==> flow/design.v <==
module fft_4pt #(
    parameter DATA_WIDTH = 16
) (
    input clk,
    input rst_n,
    input data_valid_in,
    input  signed [DATA_WIDTH-1:0] x0_r,
    input  signed [DATA_WIDTH-1:0] x0_i,
    input  signed [DATA_WIDTH-1:0] x1_r,
    input  signed [DATA_WIDTH-1:0] x1_i,
    input  signed [DATA_WIDTH-1:0] x2_r,
    input  signed [DATA_WIDTH-1:0] x2_i,
    input  signed [DATA_WIDTH-1:0] x3_r,
    input  signed [DATA_WIDTH-1:0] x3_i,
    output data_valid_out,
    output signed [DATA_WIDTH+1:0] X0_r,
    output signed [DATA_WIDTH+1:0] X0_i,
    output signed [DATA_WIDTH+1:0] X1_r,
    output signed [DATA_WIDTH+1:0] X1_i,
    output signed [DATA_WIDTH+1:0] X2_r,
    output signed [DATA_WIDTH+1:0] X2_i,
    output signed [DATA_WIDTH+1:0] X3_r,
    output signed [DATA_WIDTH+1:0] X3_i
);
    localparam S1_WIDTH = DATA_WIDTH + 1;
    localparam S2_WIDTH = DATA_WIDTH + 2;
    reg signed [DATA_WIDTH-1:0] x0_r_reg, x0_i_reg;
    reg signed [DATA_WIDTH-1:0] x2_r_reg, x2_i_reg;
    reg signed [DATA_WIDTH-1:0] x1_r_reg, x1_i_reg;
    reg signed [DATA_WIDTH-1:0] x3_r_reg, x3_i_reg;
    reg valid_s0;
    always @(posedge clk or negedge rst_n) begin
        if (!rst_n) begin
            x0_r_reg <= 0; x0_i_reg <= 0;
            x2_r_reg <= 0; x2_i_reg <= 0;
            x1_r_reg <= 0; x1_i_reg <= 0;
            x3_r_reg <= 0; x3_i_reg <= 0;
            valid_s0 <= 1'b0;
        end else begin
            x0_r_reg <= x0_r; x0_i_reg <= x0_i;
            x2_r_reg <= x2_r; x2_i_reg <= x2_i;
            x1_r_reg <= x1_r; x1_i_reg <= x1_i;
            x3_r_reg <= x3_r; x3_i_reg <= x3_i;
            valid_s0 <= data_valid_in;
        end
    end
    wire signed [S1_WIDTH-1:0] A_r, A_i, B_r, B_i;
    wire signed [S1_WIDTH-1:0] C_r, C_i, D_r, D_i;
    assign A_r = x0_r_reg + x2_r_reg;
    assign A_i = x0_i_reg + x2_i_reg;
    assign B_r = x0_r_reg - x2_r_reg;
    assign B_i = x0_i_reg - x2_i_reg;
    assign C_r = x1_r_reg + x3_r_reg;
    assign C_i = x1_i_reg + x3_i_reg;
    assign D_r = x1_r_reg - x3_r_reg;
    assign D_i = x1_i_reg - x3_i_reg;
    reg signed [S1_WIDTH-1:0] A_r_reg, A_i_reg, B_r_reg, B_i_reg;
    reg signed [S1_WIDTH-1:0] C_r_reg, C_i_reg, D_r_reg, D_i_reg;
    reg valid_s1;
    always @(posedge clk or negedge rst_n) begin
        if (!rst_n) begin
            A_r_reg <= 0; A_i_reg <= 0;
            B_r_reg <= 0; B_i_reg <= 0;
            C_r_reg <= 0; C_i_reg <= 0;
            D_r_reg <= 0; D_i_reg <= 0;
            valid_s1 <= 1'b0;
        end else begin
            A_r_reg <= A_r; A_i_reg <= A_i;
            B_r_reg <= B_r; B_i_reg <= B_i;
            C_r_reg <= C_r; C_i_reg <= C_i;
            D_r_reg <= D_r; D_i_reg <= D_i;
            valid_s1 <= valid_s0;
        end
    end
    wire signed [S2_WIDTH-1:0] X0_r_w, X0_i_w;
    wire signed [S2_WIDTH-1:0] X1_r_w, X1_i_w;
    wire signed [S2_WIDTH-1:0] X2_r_w, X2_i_w;
    wire signed [S2_WIDTH-1:0] X3_r_w, X3_i_w;
    assign X0_r_w = A_r_reg + C_r_reg;
    assign X0_i_w = A_i_reg + C_i_reg;
    assign X1_r_w = B_r_reg + D_i_reg;
    assign X1_i_w = B_i_reg - D_r_reg;
    assign X2_r_w = A_r_reg - C_r_reg;
    assign X2_i_w = A_i_reg - C_i_reg;
    assign X3_r_w = B_r_reg - D_i_reg;
    assign X3_i_w = B_i_reg + D_r_reg;
    reg signed [S2_WIDTH-1:0] X0_r_reg, X0_i_reg;
    reg signed [S2_WIDTH-1:0] X1_r_reg, X1_i_reg;
    reg signed [S2_WIDTH-1:0] X2_r_reg, X2_i_reg;
    reg signed [S2_WIDTH-1:0] X3_r_reg, X3_i_reg;
    reg valid_s2;
    always @(posedge clk or negedge rst_n) begin
        if (!rst_n) begin
            X0_r_reg <= 0; X0_i_reg <= 0;
            X1_r_reg <= 0; X1_i_reg <= 0;
            X2_r_reg <= 0; X2_i_reg <= 0;
            X3_r_reg <= 0; X3_i_reg <= 0;
            valid_s2 <= 1'b0;
        end else begin
            X0_r_reg <= X0_r_w; X0_i_reg <= X0_i_w;
            X1_r_reg <= X1_r_w; X1_i_reg <= X1_i_w;
            X2_r_reg <= X2_r_w; X2_i_reg <= X2_i_w;
            X3_r_reg <= X3_r_w; X3_i_reg <= X3_i_w;
            valid_s2 <= valid_s1;
        end
    end
    assign X0_r = X0_r_reg;
    assign X0_i = X0_i_reg;
    assign X1_r = X1_r_reg;
    assign X1_i = X1_i_reg;
    assign X2_r = X2_r_reg;
    assign X2_i = X2_i_reg;
    assign X3_r = X3_r_reg;
    assign X3_i = X3_i_reg;
    assign data_valid_out = valid_s2;
endmodule
## From RTL to reports: fft_4pt

What the tools print for fft_4pt, step after step.
Line numbers count from 1 in the design file above.
Operators: Yosys type, input widths -> output width; for muxes data width and select width s.
Not given: --

| design | value |
|---|---|
| design top | fft_4pt |
| clock port | clk |
| cell library | sky130hd |
| timing corner | tt_025C_1v80 |

## Word-level counts

Source: Yosys, flattened and elaborated, memories not mapped. Widths are those after wreduce; folded enables and synchronous resets count as part of the registers. Registers that Yosys merges into a memory's read port (data or address) are not register bits. Print and check cells do not count. Equal cells are merged and count once.

| operators by class | value |
|---|---|
| $add $sub $neg | 16 |

Operators with widths:

| kind | number |
|---|---|
| $add 17x17->18 | 4 |
| $sub 17x17->18 | 4 |
| $add 16x16->17 | 4 |
| $sub 16x16->17 | 4 |

| bit counts | value |
|---|---|
| bits in registers | 411 |
| output and inout bits | 145 |

## Longest topological paths

Yosys ltp: most cells in a row. Word level: on the elaborated netlist, between registers, memories and ports. Mapped: between sequential cells and ports; inverters and the memories' decode and read muxes count.

| logic depth | value |
|---|---|
| depth after elaboration | 1 |
| ABC_AREA | 1 |
| gate-level depth with buffers | 14 |

## Mapped cells and area

Yosys stat after the flow's synthesis: flattened, memories mapped to cells. It holds for the ABC_AREA given above (unset counts as 0); a run with the other value may have another netlist.
The area totals of this step are shown rounded.

| mapped netlist | value |
|---|---|
| cells in the netlist | 3276 |
| buffers | 93 |
| synthesis area | 25600 sq um |
| mapped flip-flops | 403 |

Cells by type:

| type | number | total area (sq um) |
|---|---|---|
| sky130_fd_sc_hd__dfrtp_1 | 403 | 1.01E+04 |
| sky130_fd_sc_hd__ha_1 | 264 | 3.3E+03 |
| sky130_fd_sc_hd__nand2_1 | 865 | 3.25E+03 |
| sky130_fd_sc_hd__inv_1 | 417 | 1.57E+03 |
| sky130_fd_sc_hd__nand3_1 | 253 | 1.27E+03 |
| sky130_fd_sc_hd__nor2_1 | 286 | 1073.53 |
| sky130_fd_sc_hd__xor2_1 | 108 | 945.907 |
| sky130_fd_sc_hd__a21oi_1 | 185 | 925.888 |
| sky130_fd_sc_hd__fa_1 | 16 | 320.307 |
| sky130_fd_sc_hd__buf_2 | 63 | 315.302 |
| sky130_fd_sc_hd__o21ai_0 | 63 | 315.302 |
| sky130_fd_sc_hd__xnor2_1 | 32 | 280.269 |
| sky130_fd_sc_hd__o21bai_1 | 34 | 255.245 |
| sky130_fd_sc_hd__inv_2 | 65 | 243.984 |
| sky130_fd_sc_hd__nor2_2 | 33 | 206.448 |
| sky130_fd_sc_hd__buf_4 | 27 | 202.694 |
| sky130_fd_sc_hd__o21ai_1 | 38 | 190.182 |
| sky130_fd_sc_hd__a21oi_2 | 15 | 131.376 |

Not listed: further types 15, cells in them 109.

## Timing after synthesis

Path of least setup slack by OpenSTA after synthesis, without wires, with an ideal clock, recovery checks aside; 20% of the period is set as input and as output delay. Where synthesis merged equal registers, the netlist keeps one of their names.

| timing post-synthesis | value |
|---|---|
| path type | register -> register |
| from | register B_i_reg[0] |
| to | register X1_i_reg[16] |
| setup time | 0.117 ns |
| time at the first pin | 0.000 ns |
| delay of the path | 1.728 ns |
| clock period | 3.0 ns |
| stages | 13 |
| slack | 1.273 ns |
| path buffers | 0 |
| data arrival time | 1.611 ns |
| period reached after synthesis | 1.727 ns |

"delay of the path" is the arrival time less input delay plus setup time.
"stages" counts driving pins, that of a launching flip-flop among them; a cell with two outputs on the path counts twice.
"period reached after synthesis" is the clock period less the worst setup slack; recovery checks do not enter. This is arithmetic on one report: input and output delays are still those of the set period (20% each).
Between the ends stands the longest chain of elaborated cells between them, by number of cells; it is not shown to be the way that was timed. Of several equally long chains one is given.
Each line given opens the expression or statement behind the cell; cells for indexed reads and writes are added by Yosys, which also makes memories of some case tables.

| on the way, post-synthesis | value |
|---|---|
| cells stage by stage | sky130_fd_sc_hd__dfrtp_1 sky130_fd_sc_hd__inv_1 sky130_fd_sc_hd__ha_1 sky130_fd_sc_hd__inv_1 sky130_fd_sc_hd__fa_1 sky130_fd_sc_hd__nand2_1 sky130_fd_sc_hd__nand3_1 sky130_fd_sc_hd__nand3_1 sky130_fd_sc_hd__nand2_1 sky130_fd_sc_hd__nand3_1 sky130_fd_sc_hd__nand2_1 sky130_fd_sc_hd__nand2_1 sky130_fd_sc_hd__nand2_1 |
| length of the longest elaborated chain | 1 |
| elaborated cells on any way between the ends | 1 |
| source lines of those cells | 1 |
| those cells by class | add/sub (1) |

RTL lines, path post-synthesis:

| item | line | source |
|---|---|---|
| start: declaration | 57 | `reg signed [S1_WIDTH-1:0] A_r_reg, A_i_reg, B_r_reg, B_i_reg;` |
| start: assignment | 63 | `B_r_reg <= 0; B_i_reg <= 0;` |
| start: assignment | 69 | `B_r_reg <= B_r; B_i_reg <= B_i;` |
| $sub 17x17->18 | 82 | `assign X1_i_w = B_i_reg - D_r_reg;` |
| end: assignment | 95 | `X1_r_reg <= 0; X1_i_reg <= 0;` |
| end: assignment | 101 | `X1_r_reg <= X1_r_w; X1_i_reg <= X1_i_w;` |
| end: declaration | 88 | `reg signed [S2_WIDTH-1:0] X1_r_reg, X1_i_reg;` |

## Timing after layout

Path of least setup slack in the final report of stored run 1 (OpenROAD, finished layout, wires in). Where an end is a register, its clock arrival counts in the times.

| timing after layout | value |
|---|---|
| path type | register -> register |
| from | register (name not given) |
| to | register X2_r_reg[16] |
| setup time | 0.11 ns |
| clock period | 2.61 ns |
| slack | 0.42 ns |
| time at the first pin | 0.58 ns |
| stages | 13 |
| path buffers | 0 |
| data arrival time | 2.66 ns |

| on the way, after layout | value |
|---|---|
| cells stage by stage | sky130_fd_sc_hd__dfrtp_1 sky130_fd_sc_hd__inv_1 sky130_fd_sc_hd__ha_1 sky130_fd_sc_hd__inv_1 sky130_fd_sc_hd__fa_1 sky130_fd_sc_hd__nand2_1 sky130_fd_sc_hd__nand3_1 sky130_fd_sc_hd__nand3_1 sky130_fd_sc_hd__nand2_1 sky130_fd_sc_hd__nand3_1 sky130_fd_sc_hd__nand2_1 sky130_fd_sc_hd__nand2_1 sky130_fd_sc_hd__nand2_1 |

RTL lines, path after layout:

| item | line | source |
|---|---|---|
| end: assignment | 96 | `X2_r_reg <= 0; X2_i_reg <= 0;` |
| end: assignment | 102 | `X2_r_reg <= X2_r_w; X2_i_reg <= X2_i_w;` |
| end: declaration | 89 | `reg signed [S2_WIDTH-1:0] X2_r_reg, X2_i_reg;` |

Chain of elaborated cells between the ends: none given.

--- measured runs ---
Design fft_4pt on sky130hd. What follows are 3 stored runs of the flow, each under its own settings; their order means nothing. The constraints put input and output delay at 20% of the set period each and load the outputs with 0.01 pF.
"reached clock period" means the clock period less the worst setup slack. The figure is calculated, with input and output delays left at 20% of the set period.
By "allowed time less slack (worst setup path)" is meant the share of the clock period that the worst setup path is allowed (20% is reserved at inputs, 20% at outputs), minus its slack. Clock arrival times at its registers enter into it.
"total power of the final layout": no workload was simulated; the value follows from the tool's default switching activity.
Values from the reports are rounded here.
A setting shown as n/a is not set for that run.

| run | ABC_AREA | CELL_PAD_IN_SITES_DETAIL_PLACEMENT | CORE_ASPECT_RATIO | CORE_UTILIZATION | GPL_ROUTABILITY_DRIVEN | HOLD_SLACK_MARGIN | SETUP_SLACK_MARGIN | period_ns | CAP_MARGIN | CORE_MARGIN | SLEW_MARGIN | GPL_TIMING_DRIVEN | MAX_ROUTING_LAYER | MIN_ROUTING_LAYER | PLACE_DENSITY_LB_ADDON | reached clock period (ns) | allowed time less slack (worst setup path) (ns) | critical path type | smallest setup slack (ns) | total power of the final layout (uW) | chip area in the Yosys report (sq um) | total negative setup slack (ns) | standard-cell area after routing (sq um) | post-route utilization (%) | die outline area (sq um) |
|---|---|---|---|---|---|---|---|---|---|---|---|---|---|---|---|---|---|---|---|---|---|---|---|---|---|
| stored run 1 | 1 | 0 | 1.73 | 37 | 0 | 0.19 | 0.02 | 2.61 | 20 | 2 | 20 | n/a | n/a | n/a | n/a | 2.192 | 2.19 | register -> register | 0.418 | 27600 | 25600 | 0.000 | 30700 | 44.8 | 71400 |
| stored run 2 | n/a | n/a | n/a | 34 | n/a | n/a | n/a | 2.83 | 20 | 2 | 20 | n/a | n/a | n/a | n/a | 2.684 | 2.68 | register -> register | 0.146 | 25600 | 23500 | 0.000 | 29100 | 42.5 | 71200 |
| stored run 3 | 1 | 0 | n/a | 72 | n/a | 0.23 | n/a | 4.87 | 40 | 9 | 20 | 0 | met4 | met1 | 0.27 | 2.556 | 1.58 | register -> output | 2.31 | 15100 | 25600 | 0.000 | 30500 | 87.6 | 42700 |
--- end ---
